==> flow/design.v <==
module iterator(
	clk,
	reset,
	en_ctrl, 
	i, 
	j, 
	k,
	l,
	m, 
	n,
	en_sum,
	en_save,
	fin_r,
	in_row,
	in_col
);
	parameter [8-1:0] CONV_DIM_IMG    = 32;  
	parameter [8-1:0] CONV_DIM_OUT    = 32;  
	parameter [8-1:0] CONV_DIM_KERNEL = 5;   
	parameter [8-1:0] CONV_OUT_CH     = 32;  
	parameter [8-1:0] CONV_DIM_CH     = 3;
	parameter [8-1:0] STRIDE          = 1;
	parameter [8-1:0] PADDING         = 2;
	input clk;
	input en_ctrl;
	input reset;
	output en_sum;
	output en_save;
	output reg fin_r;
	output reg [8-1:0] i;
	output reg [8-1:0] j; 
	output reg [8-1:0] k; 
	output reg [8-1:0] m; 
	output reg [8-1:0] n; 
	output reg [8-1:0] l; 
	output signed [8-1:0]  in_row, in_col;
	reg fin, finish;
	wire cond;
	assign in_row = (STRIDE * j) + m - PADDING;
	assign in_col = (STRIDE * k) + n - PADDING;
	assign cond   = en_ctrl & ~fin_r;
	assign en_sum = (en_ctrl && (l < CONV_DIM_CH) && (in_row >= 8'd0 && in_col >= 8'd0 && in_row < CONV_DIM_IMG && in_col < CONV_DIM_IMG)) ? 1'b1 : 1'b0;
	assign en_save = (m > 8'd0 || n > 8'd0) ? 1'b0 : (j < 8'd2) ? 1'd1 : (l == 8'd0) ? 1'd1 : 1'b0; 
	always @(posedge clk) begin
		if(reset) begin
			fin <= 0;
			fin_r <= 0;
		end else begin
			fin <= finish;
			fin_r <= fin;
		end
	end
	always @(posedge clk) begin
		if(reset) begin
			i <= 0;
			j <= 0;
			k <= 0;
			l <= 0;
			m <= 0;
			n <= 0;
			finish <= 0;
		end else if(cond) begin
		    if(en_sum) begin
				l <= l + 8'd1;
			end else begin
				l <= 0;
				n <= n + 8'd1;
				if(n == (CONV_DIM_KERNEL-1)) begin
			    	n <= 8'b0;
			    	m <= m + 8'b1;
			    	if(m == (CONV_DIM_KERNEL-1)) begin
			    		m <= 0;
			       		k <= k + 8'b1;
			       		if(k == (CONV_DIM_OUT-1)) begin
			           		k <= 0;
			           		j <= j + 8'b1;
			           		if(j == (CONV_DIM_OUT-1)) begin
				           		j <= 0;
				           		i <= i + 8'b1;
				           		if(i == (CONV_OUT_CH-1)) begin
				            		i <= 0;
					          		finish <= 1;
				           		end
				   	    	end
			           	end
		           	end
			    end
			end
		end
	end
endmodule
module addr_generator(
    clk,
    reset,
    enable,
    en_save,
    i,
    j,
    k,
    l,
    m,
    n,
    s_addr,
    w_addr,
    b_addr,
    save_addr
);
    parameter [8-1:0] CONV_DIM_IMG    = 32;
	parameter [8-1:0] CONV_DIM_KERNEL = 5;
	parameter [8-1:0] CONV_DIM_CH     = 3;
    parameter [8-1:0] CONV_OUT_CH     = 32;
    parameter [8-1:0] CONV_DIM_OUT    = 32;
    parameter [8-1:0] STRIDE          = 1;
    parameter [8-1:0] PADDING         = 2;
    parameter [8-1:0] KSIZE           = 4;
    input clk;
    input reset;
    input enable;
    input en_save;
    input [8-1:0] i;
    input [8-1:0] j;
    input [8-1:0] k;
    input [8-1:0] m;
    input [8-1:0] n;
    input [8-1:0] l;
    output reg [16-1:0] s_addr;
    output reg [16-1:0] w_addr;
    output reg [16-1:0] save_addr;
    output reg [16-1:0] b_addr;
    always @(posedge clk) begin
        if(reset) begin
            s_addr <= 0;
            w_addr <= 0;
            b_addr <= 0;
        end else if(enable) begin
            s_addr <= (((((STRIDE * j) + m - PADDING) * CONV_DIM_IMG) + ((STRIDE * k) + n - PADDING)) * CONV_DIM_CH) + l;
            w_addr <= (i * CONV_DIM_CH * CONV_DIM_KERNEL * CONV_DIM_KERNEL) + (((m * CONV_DIM_KERNEL) + (n)) * CONV_DIM_CH) + l;
            b_addr <= i;
        end
    end
    reg [7:0] i_r, j_r, k_r;
    reg [7:0] i_r1, j_r1, k_r1;
    always @(posedge clk) begin
        if (reset) begin
            i_r <= 0;
            j_r <= 0;
            k_r <= 0;
            i_r1 <= 0;
            j_r1 <= 0;
            k_r1 <= 0;
        end else begin
            i_r  <= i;
            i_r1 <= i_r;
            j_r <= j;
            j_r1 <= j_r;
            k_r <= k;
            k_r1 <= k_r;
        end
    end
    always @(posedge clk) begin
        if (reset) begin
            save_addr <= 0;
        end else if(en_save) begin
            if (j == 0 && k == 0) begin
                save_addr <= i_r1 + (((j_r1 * CONV_DIM_OUT) + (k_r1)) * CONV_OUT_CH);
            end else begin
                save_addr <= i + (((j * CONV_DIM_OUT) + (k[KSIZE:0]-1'b1)) * CONV_OUT_CH);
            end
        end
    end
endmodule  
module conv_ctrl(
    clk,
    reset,
    en_ctrl,
    s_addr,
    w_addr,
    b_addr,
    save_addr,
    en_sum,
    en_save,
    en_write,
    s_convout,
    en_sat,
    en_mac,
    en_mult_r,
    finish
);
    parameter [8-1:0] CONV_DIM_IMG    = 32;
    parameter [8-1:0] CONV_DIM_OUT    = 32;    
    parameter [8-1:0] CONV_DIM_KERNEL = 5;     
    parameter [8-1:0] CONV_DIM_CH     = 3;    
    parameter [8-1:0] CONV_OUT_CH     = 32;   
    parameter [8-1:0] STRIDE          = 1;    
    parameter [8-1:0] PADDING         = 2;    
    parameter [8-1:0] KSIZE           = 4;
    localparam [2:0] START     = 0;
    localparam [2:0] ITERATING = 1;
    localparam [2:0] SAVE      = 2;
    localparam [2:0] END       = 3;
    input clk;
    input reset;
    input en_ctrl;
    output [16-1:0] s_addr;
    output [16-1:0] w_addr;
    output [16-1:0] save_addr;
    output [16-1:0] b_addr;
    output finish;
    output en_sum, en_save;
    output en_mult_r;
    output reg en_write, en_mac, en_sat, s_convout;
    wire [8-1:0] i, j, k, l, m, n;
    wire signed [8-1:0] in_row, in_col;
    reg en_read;
    assign en_mult_r = (k >= 8'd2 || j == 8'd2) ? 1'b1 
                     : (k == 8'd1 || j == 8'd1) ? 1'b0 
                     : (m > 8'd0  || n > 8'd0) ? 1'b0 : 1'b1; 
    always @(posedge clk) begin
        if (reset) begin
            en_read   <= 1'b0;
            en_write  <= 1'b0;
            s_convout <= 1'b0;
            en_mac    <= 1'b0; 
            en_sat    <= 1'b0;
        end else if (en_ctrl) begin
            en_read   <= en_sum;
            en_mac    <= en_read;
            s_convout <= en_save;
            en_sat    <= en_save;
            en_write  <= en_sat;
        end
    end
    iterator #(
        .CONV_DIM_IMG(CONV_DIM_IMG),
        .CONV_DIM_OUT(CONV_DIM_OUT),
        .CONV_DIM_KERNEL(CONV_DIM_KERNEL),
        .CONV_OUT_CH(CONV_OUT_CH),
        .CONV_DIM_CH(CONV_DIM_CH),
        .STRIDE(STRIDE),
        .PADDING(PADDING)
    ) iter (
        .clk(clk),
        .reset(reset),
        .en_ctrl(en_ctrl),
        .i(i),
        .j(j),
        .k(k),
        .l(l),
        .m(m),
        .n(n),
        .en_sum(en_sum),
        .en_save(en_save),    
        .fin_r(finish),
        .in_row(in_row),
        .in_col(in_col)
    );
    addr_generator #(
        .CONV_DIM_IMG(CONV_DIM_IMG),
        .CONV_DIM_KERNEL(CONV_DIM_KERNEL),
        .CONV_DIM_CH(CONV_DIM_CH),
        .CONV_DIM_OUT(CONV_DIM_OUT),
        .CONV_OUT_CH(CONV_OUT_CH),
        .STRIDE(STRIDE),
        .PADDING(PADDING),
        .KSIZE(KSIZE)
    ) address_generator (
        .clk(clk),
        .reset(reset),
        .enable(en_sum),
        .en_save(s_convout),
        .i(i),
        .j(j),
        .k(k),
        .l(l),
        .m(m),
        .n(n),
        .s_addr(s_addr),
        .w_addr(w_addr),
        .b_addr(b_addr),
        .save_addr(save_addr)
    );
endmodule
module sig_altmult_accum
(
	input [7:0] dataa,
	input [7:0] datab,
	input clk, aclr, clken, sload,
	output signed [17:0] adder_out
);
	reg	signed [17:0] old_result;
	reg signed [17:0] accum_out;
	wire signed [17:0] multa;
	reg sload_reg;
	assign multa = $signed(dataa) * $signed(datab);
	always @ (accum_out, sload_reg)
	begin
		if (sload_reg)
			old_result <= 0;
		else
			old_result <= accum_out;
	end
	assign adder_out = accum_out;
	always @ (posedge clk)
	begin
		if (aclr)
		begin
			sload_reg <= 0;
			accum_out <= 0;
		end
		else if (clken)
		begin
			sload_reg <= sload;
			accum_out <= old_result + multa;
		end
	end
endmodule
module convolve(
    clk,
    reset,
    clken,
    s_convout,
    en_sat,
    en_mult_r,
    bias,
    signal,
    weight,
    convout
);
    parameter BIAS_SHIFT = 6;
    parameter OUT_SHIFT  = 9;
    input  clk, reset, clken, s_convout, en_sat, en_mult_r;
    input  [7:0] signal, weight;
    input  [7:0] bias;
    output wire signed [7:0] convout;
    wire signed [17:0] adder_out;
    reg signed  [17:0] conv_temp;
    sig_altmult_accum mac(
        .clk(clk),
        .aclr(reset | s_convout),
        .clken(clken),
        .sload(s_convout),
        .dataa(signal),
        .datab(weight),
        .adder_out(adder_out)
    );
    reg signed [17:0] multa_r;
    always @(posedge clk) begin
        if(reset) begin
            multa_r <= 18'b0;
        end else if(en_mult_r) begin
            if (clken && s_convout) begin
                multa_r <= $signed(signal) * $signed(weight);
            end
        end else begin
            multa_r <= 18'b0;
        end
    end
    always @(posedge clk) begin
        if(reset) begin
            conv_temp <= 18'b0;
        end else if(en_sat) begin
            conv_temp <= (adder_out + multa_r + ($signed(bias) <<< BIAS_SHIFT)) >>> OUT_SHIFT;
        end
    end
    assign convout = (conv_temp >  18'sd127) ?  8'd127  :
                     (conv_temp < -18'sd128) ? -8'd128  : conv_temp[7:0];
endmodule
module conv_engine(
    input         clk,
    input         reset,
    input         en_ctrl,
    output [15:0] s_addr,
    output [15:0] w_addr,
    output [15:0] b_addr,
    input  [7:0]  signal,
    input  [7:0]  weight,
    input  [7:0]  bias,
    output [15:0] save_addr,
    output [7:0]  convout,
    output        en_write,
    output        finish
);
    wire s_convout, en_save, en_sum;
    wire en_mac, en_sat, en_mult_r;
    conv_ctrl groundctrl (
        .clk(clk),
        .reset(reset),
        .en_ctrl(en_ctrl),
        .s_addr(s_addr),
        .w_addr(w_addr),
        .b_addr(b_addr),
        .save_addr(save_addr),
        .en_sum(en_sum),
        .en_save(en_save),
        .en_write(en_write),
        .s_convout(s_convout),
        .en_sat(en_sat),
        .en_mac(en_mac),
        .en_mult_r(en_mult_r),
        .finish(finish)
    );
    convolve conv (
        .clk(clk),
        .reset(reset),
        .clken(en_mac),
        .s_convout(en_write),
        .en_sat(en_sat),
        .en_mult_r(en_mult_r),
        .bias(bias),
        .signal(signal),
        .weight(weight),
        .convout(convout)
    );
endmodule
Reports on conv_engine --
The steps from the RTL of conv_engine to its reports follow in flow order. Lines are those of the file above, counted from 1. Operators carry their Yosys type and port widths (W data, S select, Z words). Library cell names are shortened. The mark - stands for no value.
Design: top module conv_engine, clock clk, cell library sky130hd, corner tt_025C_1v80

Word-level counts --
Source: Yosys, flattened and elaborated, memories not mapped. Widths are those after wreduce. Registers that Yosys merges into a memory's read port (data or address) are not register bits. Print and check cells do not count.
Bit counts: output and inout port bits 74, bits in registers 201
Operators by class: eq/ne operators 8, reductions and logical operators 20, magnitude comparators 11, $add $sub $neg 27, multiply operators 7, mux-type cells 17, bitwise operators 5
Operators with widths (count):
- $mul A8 B8 Y16 | 1
- $mux W8 | 8
- $mul A13 B3 Y16 const B | 1
- $add A8 B1 Y8 const B | 6
- $mul A10 B3 Y13 const B | 1
- $add A18 B18 Y18 | 2
- $mul A8 B3 Y11 const B | 1
- $mul A16 B2 Y16 const B | 1
- $add A16 B8 Y16 | 2
- $add A8 B16 Y16 | 2
- $mul A12 B2 Y14 const B | 1
- $eq A8 B5 Y1 const B | 3
- $logic_not A8 Y1 | 3
- $mul A8 B2 Y10 const B | 1
- $sub A9 B2 Y10 const B | 2
- $add A18 B14 Y18 | 1
- $add A8 B8 Y9 | 2
- $mux W18 | 1
- $add A15 B10 Y16 | 1
- $add A16 B14 Y16 | 1
- $ge A8 B1 Y1 const B | 2
- $gt A8 B1 Y1 const B | 2
- $eq A8 B1 Y1 const B | 2
- $sub A8 B2 Y8 const B | 2
- $lt A8 B2 Y1 const B | 2
- $eq A8 B3 Y1 const B | 2
- $lt A8 B6 Y1 const B | 2
- $add A8 B8 Y8 | 2
Other operator kinds: 22; their cells: 38.

Depth --
Longest topological path by Yosys (ltp), each cell counted once; first at word level (registers and memories cut), then after technology mapping (sequential cells cut; the memories' decode and read muxes count).
Depth: depth after elaboration 10, ABC_AREA 0, depth in mapped cells 27, depth with buffers taken out 27

After synthesis --
Source: synth_stat.txt of the flow (Yosys; design flattened, memories mapped). It holds for the ABC_AREA given above (unset counts as 0); a run with the other value may have another netlist. Totals and module areas in this step are rounded.
Mapped netlist: mapped flip-flops 199, standard cells after synthesis 2049, mapped area 18000 µm²
Cell types:
- dfxtp_1 | count 199, area in all 3.98E+03 µm²
- ha_1 | count 231, area in all 2.89E+03 µm²
- fa_1 | count 119, area in all 2.38E+03 µm²
- inv_1 | count 261, area in all 979.69 µm²
- xnor2_1 | count 105, area in all 919.632 µm²
- a21oi_1 | count 149, area in all 745.715 µm²
- nand2_1 | count 180, area in all 675.648 µm²
- nor2_1 | count 161, area in all 604.33 µm²
- nor2b_1 | count 54, area in all 337.824 µm²
- xor2_1 | count 38, area in all 332.819 µm²
- a21o_1 | count 38, area in all 285.274 µm²
- o21ai_0 | count 57, area in all 285.274 µm²
- mux2i_1 | count 27, area in all 270.259 µm²
- and2_1 | count 38, area in all 237.728 µm²
- nand3_1 | count 41, area in all 205.197 µm²
- nor3_1 | count 36, area in all 180.173 µm²
- clkbuf_1 | count 46, area in all 172.666 µm²
- a211oi_1 | count 21, area in all 157.651 µm²
Not listed: further types 59, cells in them 248. The figures by module come from a second, unflattened synthesis with its own total; it is not the netlist above.
Unflattened totals: cells (unflattened synthesis) 2435, area (unflattened synthesis) 21000 µm²
Rows give one instance, submodules left out.
By module:
- addr_generator | cells 1039, instances 1, area 9100 µm²
- convolve | cells 497, instances 1, area 4400 µm²
- sig_altmult_accum | cells 416, instances 1, area 4000 µm²
- iterator | cells 453, instances 1, area 3700 µm²
- conv_ctrl | cells 30, instances 1, area 270 µm²
- conv_engine | cells 0, instances 1, area 0.0 µm²

Timing after synthesis --
OpenSTA on the mapped netlist: ideal clock, no wires. The path of least setup slack (recovery checks aside). Input and output delay are each 20% of the period. Register names are those of the netlist, which keeps one name where synthesis merged equal registers.
Path post-synthesis: kind input to register, start point input signal[1], end point register conv.mac.accum_out[17], data required time 9.884 ns, arrival 7.230 ns, input delay 2.000 ns, stages 21, launch time at the first pin 2.000 ns, clock period 10.0 ns, setup slack 2.654 ns, path delay 5.346 ns, synthesis period reached 7.346 ns
"path delay" = arrival - input delay + setup time. "stages" counts driving pins, that of a launching flip-flop among them; a cell with two outputs on the path counts twice. "synthesis period reached" = period - worst setup slack (recovery checks aside). The figure is calculated, with input and output delays left at 20% of the set period. Between the ends stands the longest chain of elaborated cells between them, by number of cells; it is not shown to be the way that was timed. Of several equally long chains one is given. A line is the first line of the expression or statement that the cell stems from. Yosys adds cells for indexed reads and writes and turns some case tables into memories.
On the way, post-synthesis: path through nand2_1 fa_1 fa_1 fa_1 fa_1 inv_1 ha_1 a21o_1 a21oi_1 o21bai_1 a21oi_1 o21ai_0 a21oi_1 xnor2_1 ha_1 nand2_1 a2111oi_0 o31ai_1 o311ai_0 a21oi_1 a31o_2, cells in the longest elaborated chain 2, elaborated cells between the ends (all ways) 2, those cells by class add/sub (1); mul (1)
Ends and longest elaborated chain, post-synthesis:
- from (decl) | line 375 | input  [7:0]  signal,
- $mul A8 B8 Y16 | line 294 | assign multa = $signed(dataa) * $signed(datab);
- $add A18 B18 Y18 | line 313 | accum_out <= old_result + multa;
- to (assign) | line 308 | accum_out <= 0;
- to (assign) | line 313
- to (decl) | line 291 | reg signed [17:0] accum_out;
Nets of the timed path that keep an RTL name, with a line that drives or declares them; the list need not be complete.
Named nets, post-synthesis (line):
- conv.mac.multa[12] | 294

Path in the finished layout --
Path of least setup slack in the final report of flow run A (OpenROAD, finished layout, wires in). Where an end is a register, its clock arrival counts in the times.
Path post-layout: kind input to register, start point input weight[4], end point register conv.mac.accum_out[17], launch time at the first pin 2.00 ns, arrival 8.66 ns, setup slack 1.71 ns, clock period 10.0 ns, data required time 10.37 ns, input delay 2.00 ns, stages 22
Between the ends stands the longest chain of elaborated cells between them, by number of cells; it is not shown to be the way that was timed. Of several equally long chains one is given.
On the way, post-layout: path through clkdlybuf4s50_1 nand2_1 fa_1 fa_1 fa_1 fa_1 inv_1 ha_1 a21o_1 a21oi_1 o21bai_1 a21oi_1 o21ai_0 a21oi_1 xnor2_1 ha_1 nand2_1 a2111oi_0 o31ai_1 o311ai_0 a21oi_1 a31o_2, cells in the longest elaborated chain 2, elaborated cells between the ends (all ways) 2, those cells by class add/sub (1); mul (1)
Ends and longest elaborated chain, post-layout:
- from (decl) | line 376 | input  [7:0]  weight,
- $mul A8 B8 Y16 | line 294 | assign multa = $signed(dataa) * $signed(datab);
- $add A18 B18 Y18 | line 313 | accum_out <= old_result + multa;
- to (assign) | line 308 | accum_out <= 0;
- to (assign) | line 313
- to (decl) | line 291 | reg signed [17:0] accum_out;
Nets of the timed path that keep an RTL name, with a line that drives or declares them; the list need not be complete.
Named nets, post-layout (line):
- conv.mac.multa[12] | 294

Module conv_engine, platform sky130hd: 3 stored runs of the flow (Yosys, OpenROAD) with differing settings, in no particular order. Input and output delays are each 20% of the period that was set; the output load is 0.01 pF.
"clock period reached": clock period set for the run, less the worst setup slack. It is reckoned from that one timing run; input and output delays stay at 20% of the period that was set.
By "time of the worst setup path" is meant the share of the clock period that the worst setup path is allowed (20% is reserved at inputs, 20% at outputs), minus its slack. Clock arrival times at its registers enter into it.
"total power after layout" is the tool's figure for a default switching activity; nothing was simulated.
The measured numbers are rounded.

* Flow run A | settings: CTS_CLUSTER_DIAMETER 364; GPL_ROUTABILITY_DRIVEN 0; SLEW_MARGIN 5; period_ns 10.0; CAP_MARGIN 20; CORE_MARGIN 2; CORE_UTILIZATION 40 | results: utilization in the final report 45 %; time of the worst setup path 6.29 ns; worst path kind input to register; post-synthesis cell area 18,000 µm²; die outline area 46,000 µm²; total power after layout 2,900 uW; smallest hold slack 0.44 ns; standard-cell area after layout 20,000 µm²; setup slack of the worst path 1.7 ns; setup TNS 0.000 ns; clock period reached 8.291 ns
* Flow run B | settings: CAP_MARGIN 10; CELL_PAD_IN_SITES_GLOBAL_PLACEMENT 3; CORE_MARGIN 3; CTS_CLUSTER_DIAMETER 364; GPL_ROUTABILITY_DRIVEN 0; PLACE_DENSITY_LB_ADDON 0.23; SLEW_MARGIN 40; period_ns 10.0; CORE_UTILIZATION 40 | results: setup TNS 0.000 ns; time of the worst setup path 6.14 ns; worst path kind input to register; utilization in the final report 45 %; smallest hold slack 0.43 ns; clock period reached 8.136 ns; setup slack of the worst path 1.9 ns; total power after layout 2,900 uW; die outline area 46,000 µm²; standard-cell area after layout 20,000 µm²; post-synthesis cell area 18,000 µm²
* Flow run C | settings: CORE_ASPECT_RATIO 1.43; CORE_UTILIZATION 15; CTS_CLUSTER_SIZE 63; GPL_ROUTABILITY_DRIVEN 1; PLACE_DENSITY 0.57; SETUP_SLACK_MARGIN -0.24; TNS_END_PERCENT 15; period_ns 5.23; CAP_MARGIN 20; CORE_MARGIN 2; SLEW_MARGIN 20 | results: die outline area 120,000 µm²; setup slack of the worst path -0.57 ns; time of the worst setup path 4.76 ns; worst path kind input to register; post-synthesis cell area 18,000 µm²; standard-cell area after layout 23,000 µm²; smallest hold slack 0.44 ns; clock period reached 5.801 ns; utilization in the final report 20 %; setup TNS -3.9 ns; total power after layout 7,000 uW
